==> flow/design.v <==
`timescale 1ns / 1ps
module clock #(parameter start_time = 0, parameter end_time = 100)(
    input wire in,
    input wire rst,
    output reg out,
    output wire rise
);
    reg [31:0] counter;
    assign rise = (counter >= (end_time >> 1)) & ~out;
    always @(posedge in) begin
        if (rst) begin
            counter <= start_time;
            out <= 1'b0;
        end else begin
            counter <= (counter >= (end_time >> 1)) ? 1 : counter + 1;
            out <= (counter >= (end_time >> 1)) ? ~out : out;
        end
    end
endmodule
`timescale 1ns / 1ps
module stopwatch(clk, rst, btnS, btnR, sw, an, seg);
input clk;
input rst;
input btnS, btnR;
input [7:0] sw;
output reg [3:0] an;
output reg [7:0] seg;
reg [3:0] seg_value;
wire [3:0] seg3, seg2, seg1, seg0;
reg adj_sec;
reg adj;
reg digits_on;
wire one_hz_clk;
wire two_hz_clk;
wire segment_clk;
wire blink_clk;
wire debounce_clk;
wire one_hz_rise;
wire two_hz_rise;
wire segment_rise;
wire blink_rise;
wire debounce_rise;
reg [31:0] sec_counter;
reg [1:0] seg_index;
clock #(.start_time(0), .end_time(200)) my_one_hz_clk(.in(clk), .rst(rst), .out(one_hz_clk), .rise(one_hz_rise));
clock #(.start_time(0), .end_time(100)) my_two_hz_clk(.in(clk), .rst(rst), .out(two_hz_clk), .rise(two_hz_rise));
clock #(.start_time(0), .end_time(4)) my_segment_clk(.in(clk), .rst(rst), .out(segment_clk), .rise(segment_rise));
clock #(.start_time(0), .end_time(20)) my_blink_clk(.in(clk), .rst(rst), .out(blink_clk), .rise(blink_rise));
clock #(.start_time(0), .end_time(10)) my_debounce_clk(.in(clk), .rst(rst), .out(debounce_clk), .rise(debounce_rise));
wire [1:0] next_index = seg_index + 2'd1;
assign seg0 = (sec_counter % 60)  % 10;
assign seg1 = (sec_counter % 60)  / 10;
assign seg2 = (sec_counter / 60)  % 10;
assign seg3 = (sec_counter / 600) % 10;
always @(*) begin
    case (next_index)
        0: seg_value = (digits_on || ~sw[1]) ? seg0 : 10;
        1: seg_value = (digits_on || ~sw[1]) ? seg1 : 10;
        2: seg_value = (digits_on ||  sw[1]) ? seg2 : 10;
        default: seg_value = (digits_on ||  sw[1]) ? seg3 : 10;
    endcase
end
always @(posedge clk) begin
    if (rst) begin
        adj_sec   <= 1'b0;
        adj       <= 1'b0;
        seg_index <= 2'd0;
        an        <= 4'b1111;
        seg       <= 8'b11111111;
    end else if (segment_rise) begin
        adj_sec   <= sw[1];
        adj       <= sw[0];
        seg_index <= next_index;
        an        <= ~(4'b0001 << next_index);
        case (seg_value)
            0: seg <= ~8'b11111100;
            1: seg <= ~8'b01100000;
            2: seg <= ~8'b11011010;
            3: seg <= ~8'b11110010;
            4: seg <= ~8'b01100110;
            5: seg <= ~8'b10110110;
            6: seg <= ~8'b10111110;
            7: seg <= ~8'b11100000;
            8: seg <= ~8'b11111110;
            9: seg <= ~8'b11110110;
            default: seg <= 8'b11111111;
        endcase
    end
end
reg [1:0] reset_state;
reg [2:0] pause_state;
reg stop_tick;
reg has_ticked_once;
wire [1:0] reset_sample = {btnR, reset_state[1]};
wire [2:0] pause_sample = {pause_state[2] && btnS, btnS, pause_state[1]};
always @(posedge clk) begin
    if (rst) begin
        reset_state     <= 2'b00;
        pause_state     <= 3'b000;
        stop_tick       <= 1'b0;
        has_ticked_once <= 1'b0;
        sec_counter     <= 32'd0;
    end else if (debounce_rise) begin
        if (reset_sample == 2'b11) begin
            reset_state <= 2'b00;
            pause_state <= pause_sample;
            sec_counter <= 0;
        end else if (pause_sample == 3'b011) begin
            reset_state <= reset_sample;
            pause_state <= 3'b100;
            stop_tick   <= ~stop_tick;
        end else begin
            reset_state <= reset_sample;
            pause_state <= pause_sample;
            if (adj ? two_hz_clk : one_hz_clk) begin
                if (~has_ticked_once && ~stop_tick) begin
                    has_ticked_once <= 1'b1;
                    if (adj && ~adj_sec) begin
                        sec_counter <= (sec_counter / 60 >= 99)
                                  ? (sec_counter % 60)
                                  : (sec_counter + 60);
                    end else if (adj) begin
                        sec_counter <= (sec_counter / 60) * 60 + ((sec_counter + 1) % 60);
                    end else begin
                        sec_counter <= sec_counter + 1;
                    end
                end
            end else has_ticked_once <= 1'b0;
        end
    end
end
always @(posedge clk) begin
    if (rst)
        digits_on <= 1'b0;
    else if (blink_rise)
        digits_on <= (~adj || ~digits_on);
end
endmodule
Memo
Re: synthesis data of stopwatch

# From RTL to reports: stopwatch

Tool output for the design above before and after an edit, in the order of the flow.
"before" refers to lines of the RTL above, "after" to lines of the edited file.
"difference": "after" minus "before" as printed here.
Operators: Yosys type, input widths -> output width; for muxes data width and select width s.
A cell with n/a has no value.

Top module: stopwatch
Clock input: clk
Library: sky130hd
Library corner: tt_025C_1v80

# Edit of the RTL

The edit as a unified diff against the file above.
This change comes from a script, not from a designer. The edited design behaves differently; no optimisation was intended.

```diff
@@ -13,5 +13,5 @@
             out <= 1'b0;
         end else begin
-            counter <= (counter >= (end_time >> 1)) ? 1 : counter + 1;
+            counter <= (counter < (end_time >> 1)) ? 1 : counter + 1;
             out <= (counter >= (end_time >> 1)) ? ~out : out;
         end
```

# Word-level counts

Yosys after proc, flatten, opt, wreduce and memory -nomap, before mapping. Memory bits, and registers merged into a memory's read port (data or address), are not among the register bits. Print and check cells are not counted. Equal cells are merged and count once.
Memory sizes are those after Yosys's memory passes, which may raise the word count (mostly to a power of two), join words into wider ones and drop unused or constant bits.

Storage and ports:

| what                            | before | after | difference |
| bits in registers               | 221    | 221   | 0 |
| bits in latches                 | 0      | 0     | 0 |
| memory bits (writable)          | 0      | 0     | 0 |
| memory bits (read-only)         | 112    | 112   | 0 |
| word width x clocked read ports | 7      | 7     | 0 |
| memories                        | 1      | 1     | 0 |
| input port bits                 | 12     | 12    | 0 |
| output and inout bits           | 12     | 12    | 0 |
| word-level cells                | 115    | 120   | +5 |

Cells by class:

| what                             | before | after | difference |
| $add $sub $neg                   | 9      | 9     | 0 |
| $mul                             | 1      | 1     | 0 |
| divide/modulo/power cells        | 8      | 8     | 0 |
| $lt $le $gt $ge                  | 6      | 11    | +5 |
| eq/ne operators                  | 6      | 6     | 0 |
| shift operators                  | 1      | 1     | 0 |
| muxes and demuxes                | 23     | 23    | 0 |
| bitwise operators                | 17     | 17    | 0 |
| reductions and logical operators | 17     | 17    | 0 |

Memories:

| what                                    | before          | after |
| words x width with read and write ports | 16 x 7 bit 1R0W | 16 x 7 bit 1R0W |

Operator list:

| operator            | before | after | difference |
| $lt 32x2->1 const B | 0      | 1     | +1 |
| $lt 32x3->1 const B | 0      | 1     | +1 |
| $lt 32x4->1 const B | 0      | 1     | +1 |
| $lt 32x6->1 const B | 0      | 1     | +1 |
| $lt 32x7->1 const B | 0      | 1     | +1 |

Unchanged operator kinds not shown: 37.

# Longest topological paths

Longest topological path by Yosys (ltp), each cell counted once; first at word level (registers and memories cut), then after technology mapping (sequential cells cut; the memories' decode and read muxes count).

Depth:

| what                         | before | after | difference |
| depth after elaboration      | 9      | 9     | 0 |
| ABC_AREA                     | 0      | 0     | n/a |
| mapped depth                 | 111    | 134   | +23 |
| depth with buffers taken out | 103    | 132   | +29 |

# Synthesis result

The flow's flattened synthesis, as Yosys stat reports it; memories are mapped. The netlist is that of the ABC_AREA named above (0 if unset); the other value can give another one.

Mapped netlist:

| what                              | before  | after   | difference |
| cells in the netlist              | 4195    | 4829    | +634 |
| mapped area (um2)                 | 30297.8 | 34222.8 | +3925.0 |
| sequential part of the area (um2) | 4364.2  | 4364.2  | 0.0 |
| flip-flops                        | 218     | 218     | 0 |

Cell types:

| cell                      | before | after | difference |
| sky130_fd_sc_hd__nor2_1   | 402    | 575   | +173 |
| sky130_fd_sc_hd__xor2_1   | 60     | 169   | +109 |
| sky130_fd_sc_hd__nand3_1  | 119    | 189   | +70 |
| sky130_fd_sc_hd__nand2_1  | 352    | 406   | +54 |
| sky130_fd_sc_hd__xnor2_1  | 207    | 255   | +48 |
| sky130_fd_sc_hd__mux2i_1  | 61     | 96    | +35 |
| sky130_fd_sc_hd__clkbuf_1 | 135    | 166   | +31 |
| sky130_fd_sc_hd__and3_1   | 55     | 84    | +29 |
| sky130_fd_sc_hd__inv_1    | 169    | 197   | +28 |
| sky130_fd_sc_hd__nor3_1   | 157    | 185   | +28 |
| sky130_fd_sc_hd__a21oi_1  | 301    | 323   | +22 |
| sky130_fd_sc_hd__o21ai_1  | 31     | 52    | +21 |
| sky130_fd_sc_hd__o21ai_0  | 276    | 258   | -18 |
| sky130_fd_sc_hd__a21o_1   | 66     | 49    | -17 |
| sky130_fd_sc_hd__and2_1   | 64     | 47    | -17 |
| sky130_fd_sc_hd__nand4_1  | 48     | 63    | +15 |
| sky130_fd_sc_hd__or3_1    | 43     | 58    | +15 |
| sky130_fd_sc_hd__or2_2    | 40     | 25    | -15 |

Unchanged cell types not shown: 19.
The list need not be complete.
By module: a second synthesis without flattening, with its own total; a netlist apart from the flattened one above.

Second synthesis, totals:

| what                               | before  | after   | difference |
| cells (unflattened synthesis)      | 4263    | 4900    | +637 |
| area (unflattened synthesis) (um2) | 30828.3 | 34699.5 | +3871.2 |

Rows give one instance, submodules left out.

By module, before:

| module    | times used | cells | area (um2) | sequential area (um2) |
| stopwatch | 1          | 3941  | 26461.6    | 1061.0 |
| clock     | 1          | 73    | 907.1      | 660.6 |
| clock     | 1          | 64    | 884.6      | 660.6 |
| clock     | 1          | 68    | 875.8      | 660.6 |
| clock     | 1          | 60    | 853.3      | 660.6 |
| clock     | 1          | 57    | 845.8      | 660.6 |

By module, after:

| module    | times used | cells | area (um2) | sequential area (um2) |
| stopwatch | 1          | 3941  | 26461.6    | 1061.0 |
| clock     | 1          | 192   | 1682.9     | 660.6 |
| clock     | 1          | 196   | 1675.4     | 660.6 |
| clock     | 1          | 184   | 1651.6     | 660.6 |
| clock     | 1          | 196   | 1634.1     | 660.6 |
| clock     | 1          | 191   | 1594.0     | 660.6 |

# Worst setup path after synthesis

Source: OpenSTA report_checks on the synthesized netlist (no wires, ideal clock, input and output delay 20% of the period each), path of least setup slack; recovery checks are left aside. Register names are those of the netlist, which keeps one name where synthesis merged equal registers.

Path after synthesis:

| what                          | before                   | after                    | difference |
| path type                     | register -> register     | register -> register     | n/a |
| from                          | register sec_counter[3]  | register sec_counter[3]  | n/a |
| to                            | register sec_counter[31] | register sec_counter[30] | n/a |
| period (ns)                   | 30.0                     | 30.0                     | 0.0 |
| setup time (ns)               | 0.128                    | 0.128                    | 0.000 |
| time at the first pin (ns)    | 0.000                    | 0.000                    | 0.000 |
| arrival time (ns)             | 20.801                   | 24.485                   | +3.684 |
| required time (ns)            | 29.872                   | 29.872                   | 0.000 |
| path slack (ns)               | 9.071                    | 5.388                    | -3.683 |
| path delay (ns)               | 20.929                   | 24.613                   | +3.684 |
| stages on the path            | 106                      | 131                      | +25 |
| synthesis period reached (ns) | 20.929                   | 24.612                   | +3.683 |

"path delay" is the arrival time less input delay plus setup time.
"stages on the path" counts driving pins, that of a launching flip-flop among them; a cell with two outputs on the path counts twice.
"synthesis period reached" = period - worst setup slack (recovery checks aside). The figure is calculated, with input and output delays left at 20% of the set period.
The rows between start and end are the longest chain of elaborated cells between them; the timing report does not say that the signal goes this way. Where chains are equally long, one stands for them.
Each line given opens the expression or statement behind the cell; cells for indexed reads and writes are added by Yosys, which also makes memories of some case tables.
At most two assigning lines are given for a register; there are more.

On the way, after synthesis, before:
Cells stage by stage: sky130_fd_sc_hd__dfxtp_1 sky130_fd_sc_hd__clkbuf_1 sky130_fd_sc_hd__inv_1 sky130_fd_sc_hd__ha_1 sky130_fd_sc_hd__nor4b_2 sky130_fd_sc_hd__nand4_1 sky130_fd_sc_hd__buf_2 sky130_fd_sc_hd__nor4_2 sky130_fd_sc_hd__o211ai_1 sky130_fd_sc_hd__xnor2_1 sky130_fd_sc_hd__clkbuf_1 sky130_fd_sc_hd__nand4_1 sky130_fd_sc_hd__nor3_1 sky130_fd_sc_hd__nor2_1 sky130_fd_sc_hd__maj3_1 sky130_fd_sc_hd__o21ai_1 sky130_fd_sc_hd__o21bai_1 sky130_fd_sc_hd__a211o_1 [70 not listed] sky130_fd_sc_hd__o21bai_1 sky130_fd_sc_hd__a21o_1 sky130_fd_sc_hd__a21o_1 sky130_fd_sc_hd__a21oi_1 sky130_fd_sc_hd__nor2b_1 sky130_fd_sc_hd__o21a_1 sky130_fd_sc_hd__o21a_1 sky130_fd_sc_hd__o21a_1 sky130_fd_sc_hd__o21ai_0 sky130_fd_sc_hd__nand2b_1 sky130_fd_sc_hd__a21oi_1 sky130_fd_sc_hd__o21bai_1 sky130_fd_sc_hd__a21oi_1 sky130_fd_sc_hd__xnor2_1 sky130_fd_sc_hd__a221oi_1 sky130_fd_sc_hd__a211oi_1 sky130_fd_sc_hd__a21oi_1 sky130_fd_sc_hd__nor2_1
Cells in the longest elaborated chain: 9
Elaborated cells between the ends (all ways): 15

RTL lines, path after synthesis, before:

| what           | RTL line | source |
| from (decl)    | 43       | `reg [31:0] sec_counter;` |
| from (assign)  | 119      | `sec_counter <= (sec_counter / 60 >= 99)` |
| from (assign)  | 123      | `sec_counter <= (sec_counter / 60) * 60 + ((sec_counter + 1) % 60);` |
| $div 32x6->32  | 123      |  |
| $mul 32x4->30  | 123      |  |
| $add 32x32->32 | 123      |  |
| $mux 32        | 122      | `end else if (adj) begin` |
| $mux 32        | 118      | `if (adj && ~adj_sec) begin` |
| $mux 32        | 116      | `if (~has_ticked_once && ~stop_tick) begin` |
| $mux 32        | 115      | `if (adj ? two_hz_clk : one_hz_clk) begin` |
| $mux 32        | 108      | `end else if (pause_sample == 3'b011) begin` |
| $mux 32        | 104      | `if (reset_sample == 2'b11) begin` |
| to (assign)    | 119      |  |
| to (assign)    | 123      |  |
| to (decl)      | 43       |  |

On the way, after synthesis, after:
Cells stage by stage: sky130_fd_sc_hd__dfxtp_1 sky130_fd_sc_hd__clkbuf_1 sky130_fd_sc_hd__inv_1 sky130_fd_sc_hd__ha_1 sky130_fd_sc_hd__or4b_1 sky130_fd_sc_hd__or4_4 sky130_fd_sc_hd__nor4_4 sky130_fd_sc_hd__mux2i_1 sky130_fd_sc_hd__clkbuf_1 sky130_fd_sc_hd__or3_1 sky130_fd_sc_hd__xor2_1 sky130_fd_sc_hd__maj3_1 sky130_fd_sc_hd__o22ai_1 sky130_fd_sc_hd__xnor2_1 sky130_fd_sc_hd__o41ai_1 sky130_fd_sc_hd__xnor2_1 sky130_fd_sc_hd__o211ai_1 sky130_fd_sc_hd__a211oi_1 [95 not listed] sky130_fd_sc_hd__o21a_1 sky130_fd_sc_hd__o21ai_0 sky130_fd_sc_hd__nand2b_1 sky130_fd_sc_hd__a21oi_1 sky130_fd_sc_hd__nor2b_1 sky130_fd_sc_hd__o21a_1 sky130_fd_sc_hd__o21a_1 sky130_fd_sc_hd__o21a_1 sky130_fd_sc_hd__o21ai_0 sky130_fd_sc_hd__nand2b_1 sky130_fd_sc_hd__a21oi_1 sky130_fd_sc_hd__o21bai_1 sky130_fd_sc_hd__a21oi_1 sky130_fd_sc_hd__xnor2_1 sky130_fd_sc_hd__a211oi_1 sky130_fd_sc_hd__a21oi_1 sky130_fd_sc_hd__a22oi_1 sky130_fd_sc_hd__nor2_1
Cells in the longest elaborated chain: 9
Elaborated cells between the ends (all ways): 15

RTL lines, path after synthesis, after:

| what           | RTL line | source |
| from (decl)    | 43       | `reg [31:0] sec_counter;` |
| from (assign)  | 119      | `sec_counter <= (sec_counter / 60 >= 99)` |
| from (assign)  | 123      | `sec_counter <= (sec_counter / 60) * 60 + ((sec_counter + 1) % 60);` |
| $div 32x6->32  | 123      |  |
| $mul 32x4->30  | 123      |  |
| $add 32x32->32 | 123      |  |
| $mux 32        | 122      | `end else if (adj) begin` |
| $mux 32        | 118      | `if (adj && ~adj_sec) begin` |
| $mux 32        | 116      | `if (~has_ticked_once && ~stop_tick) begin` |
| $mux 32        | 115      | `if (adj ? two_hz_clk : one_hz_clk) begin` |
| $mux 32        | 108      | `end else if (pause_sample == 3'b011) begin` |
| $mux 32        | 104      | `if (reset_sample == 2'b11) begin` |
| to (assign)    | 119      |  |
| to (assign)    | 123      |  |
| to (decl)      | 43       |  |

# Timing after layout

Path of least setup slack in the final report of each run of pair A (OpenROAD, finished layout, wires in). Where an end is a register, its clock arrival counts in the times.

Path after layout:

| what                       | before                   | after                   | difference |
| path type                  | register -> register     | register -> register    | n/a |
| from                       | register sec_counter[3]  | register sec_counter[3] | n/a |
| to                         | register sec_counter[31] | register seg[7]         | n/a |
| period (ns)                | 27.9                     | 27.9                    | 0.0 |
| setup time (ns)            | 0.14                     | 0.11                    | -0.03 |
| time at the first pin (ns) | 0.50                     | 0.57                    | +0.07 |
| arrival time (ns)          | 25.60                    | 26.86                   | +1.26 |
| required time (ns)         | 28.27                    | 28.37                   | +0.10 |
| path slack (ns)            | 2.67                     | 1.51                    | -1.16 |
| stages on the path         | 92                       | 106                     | +14 |

The rows between start and end are the longest chain of elaborated cells between them; the timing report does not say that the signal goes this way. Where chains are equally long, one stands for them.
At most two assigning lines are given for a register; there are more.

On the way, after layout, before:
Cells stage by stage: sky130_fd_sc_hd__dfxtp_1 sky130_fd_sc_hd__inv_1 sky130_fd_sc_hd__ha_1 sky130_fd_sc_hd__nor4b_2 sky130_fd_sc_hd__buf_4 sky130_fd_sc_hd__nand4_1 sky130_fd_sc_hd__buf_4 sky130_fd_sc_hd__nor3_1 sky130_fd_sc_hd__a21oi_1 sky130_fd_sc_hd__inv_2 sky130_fd_sc_hd__o21ai_0 sky130_fd_sc_hd__nand4_1 sky130_fd_sc_hd__o31ai_1 sky130_fd_sc_hd__a31oi_1 sky130_fd_sc_hd__nand3_1 sky130_fd_sc_hd__a32o_1 sky130_fd_sc_hd__a2111oi_2 sky130_fd_sc_hd__o32ai_1 [56 not listed] sky130_fd_sc_hd__o21bai_1 sky130_fd_sc_hd__a21o_1 sky130_fd_sc_hd__a21o_1 sky130_fd_sc_hd__a21oi_1 sky130_fd_sc_hd__nor2b_1 sky130_fd_sc_hd__o21a_1 sky130_fd_sc_hd__o21a_1 sky130_fd_sc_hd__o21a_1 sky130_fd_sc_hd__o21ai_0 sky130_fd_sc_hd__nand2b_1 sky130_fd_sc_hd__a21oi_1 sky130_fd_sc_hd__o21bai_1 sky130_fd_sc_hd__a21oi_1 sky130_fd_sc_hd__xnor2_1 sky130_fd_sc_hd__a221oi_1 sky130_fd_sc_hd__a211oi_1 sky130_fd_sc_hd__a21oi_1 sky130_fd_sc_hd__nor2_1
Cells in the longest elaborated chain: 9
Elaborated cells between the ends (all ways): 15

RTL lines, path after layout, before:

| what           | RTL line | source |
| from (decl)    | 43       | `reg [31:0] sec_counter;` |
| from (assign)  | 119      | `sec_counter <= (sec_counter / 60 >= 99)` |
| from (assign)  | 123      | `sec_counter <= (sec_counter / 60) * 60 + ((sec_counter + 1) % 60);` |
| $div 32x6->32  | 123      |  |
| $mul 32x4->30  | 123      |  |
| $add 32x32->32 | 123      |  |
| $mux 32        | 122      | `end else if (adj) begin` |
| $mux 32        | 118      | `if (adj && ~adj_sec) begin` |
| $mux 32        | 116      | `if (~has_ticked_once && ~stop_tick) begin` |
| $mux 32        | 115      | `if (adj ? two_hz_clk : one_hz_clk) begin` |
| $mux 32        | 108      | `end else if (pause_sample == 3'b011) begin` |
| $mux 32        | 104      | `if (reset_sample == 2'b11) begin` |
| to (assign)    | 119      |  |
| to (assign)    | 123      |  |
| to (decl)      | 43       |  |

On the way, after layout, after:
Cells stage by stage: sky130_fd_sc_hd__dfxtp_1 sky130_fd_sc_hd__inv_1 sky130_fd_sc_hd__ha_2 sky130_fd_sc_hd__or4b_1 sky130_fd_sc_hd__or4_4 sky130_fd_sc_hd__nor4_4 sky130_fd_sc_hd__mux2i_1 sky130_fd_sc_hd__buf_4 sky130_fd_sc_hd__a21oi_1 sky130_fd_sc_hd__a22oi_1 sky130_fd_sc_hd__o31ai_2 sky130_fd_sc_hd__or3_4 sky130_fd_sc_hd__or3_4 sky130_fd_sc_hd__mux2_2 sky130_fd_sc_hd__a31oi_1 sky130_fd_sc_hd__a21oi_1 sky130_fd_sc_hd__buf_4 sky130_fd_sc_hd__nand4_1 [70 not listed] sky130_fd_sc_hd__o21ai_1 sky130_fd_sc_hd__a2111o_1 sky130_fd_sc_hd__o21ai_2 sky130_fd_sc_hd__buf_4 sky130_fd_sc_hd__buf_12 sky130_fd_sc_hd__nor2_2 sky130_fd_sc_hd__a311o_1 sky130_fd_sc_hd__a22oi_2 sky130_fd_sc_hd__mux2_1 sky130_fd_sc_hd__o21ai_1 sky130_fd_sc_hd__o32ai_4 sky130_fd_sc_hd__buf_4 sky130_fd_sc_hd__nand3b_1 sky130_fd_sc_hd__a21oi_1 sky130_fd_sc_hd__o311a_1 sky130_fd_sc_hd__nand2_2 sky130_fd_sc_hd__o32ai_1 sky130_fd_sc_hd__nor2_1
Cells in the longest elaborated chain: 4
Elaborated cells between the ends (all ways): 12

RTL lines, path after layout, after:

| what           | RTL line | source |
| from (decl)    | 43       | `reg [31:0] sec_counter;` |
| from (assign)  | 119      | `sec_counter <= (sec_counter / 60 >= 99)` |
| from (assign)  | 123      | `sec_counter <= (sec_counter / 60) * 60 + ((sec_counter + 1) % 60);` |
| $div 32x10->32 | 54       | `assign seg3 = (sec_counter / 600) % 10;` |
| $mod 32x4->32  | 54       |  |
| $mux 4         | 60       | `default: seg_value = (digits_on \|\|  sw[1]) ? seg3 : 10;` |
| $pmux 4 s3     | 56       | `case (next_index)` |
| to (assign)    | 76       | `0: seg <= ~8'b11111100;` |
| to (assign)    | 77       | `1: seg <= ~8'b01100000;` |
| to (decl)      | 27       | `output reg [7:0] seg;` |

# Layout results

Both versions went through the flow (Yosys, OpenROAD) with the same settings in each pair. Constraints: input delay and output delay 20% of the set period each, output load 0.01 pF.

Settings, pair A:
period_ns: 27.9
CAP_MARGIN: 20
CORE_MARGIN: 2
CORE_UTILIZATION: 40
SLEW_MARGIN: 20

Results, pair A:

| what                                   | before  | after   | difference |
| Yosys chip area after synthesis (um2)  | 30297.8 | 34222.8 | +3925.0 |
| full die area (um2)                    | 77961.0 | 87912.2 | +9951.2 |
| standard-cell area after routing (um2) | 32633.8 | 38381.8 | +5748.0 |
| utilization of the finished layout     | 0.437   | 0.451   | +0.014 |
| worst setup slack after layout (ns)    | 2.670   | 1.512   | -1.158 |
| setup TNS (ns)                         | 0.000   | 0.000   | 0.000 |
| lowest hold slack (ns)                 | 0.464   | 0.451   | -0.013 |
| clock period reached (ns)              | 25.230  | 26.388  | +1.158 |

Settings, pair B:
ABC_AREA: 1
CORE_ASPECT_RATIO: 0.5
CORE_MARGIN: 10
CORE_UTILIZATION: 40
CTS_CLUSTER_DIAMETER: 285
GPL_TIMING_DRIVEN: 1
PLACE_DENSITY_LB_ADDON: 0.0
SETUP_SLACK_MARGIN: 1.71
SLEW_MARGIN: 25
TNS_END_PERCENT: 55
period_ns: 18.6
CAP_MARGIN: 20

Results, pair B:

| what                                   | before  | after   | difference |
| Yosys chip area after synthesis (um2)  | 26734.4 | 30047.6 | +3313.2 |
| full die area (um2)                    | 78203.6 | 87148.0 | +8944.4 |
| standard-cell area after routing (um2) | 38986.1 | 40087.2 | +1101.1 |
| utilization of the finished layout     | 0.595   | 0.544   | -0.051 |
| worst setup slack after layout (ns)    | 0.823   | 1.206   | +0.383 |
| setup TNS (ns)                         | 0.000   | 0.000   | 0.000 |
| lowest hold slack (ns)                 | 0.457   | 0.448   | -0.009 |
| clock period reached (ns)              | 17.777  | 17.394  | -0.383 |

By "clock period reached" is meant the clock period of the run minus its worst setup slack. This is arithmetic on one report: input and output delays are still those of the set period (20% each).
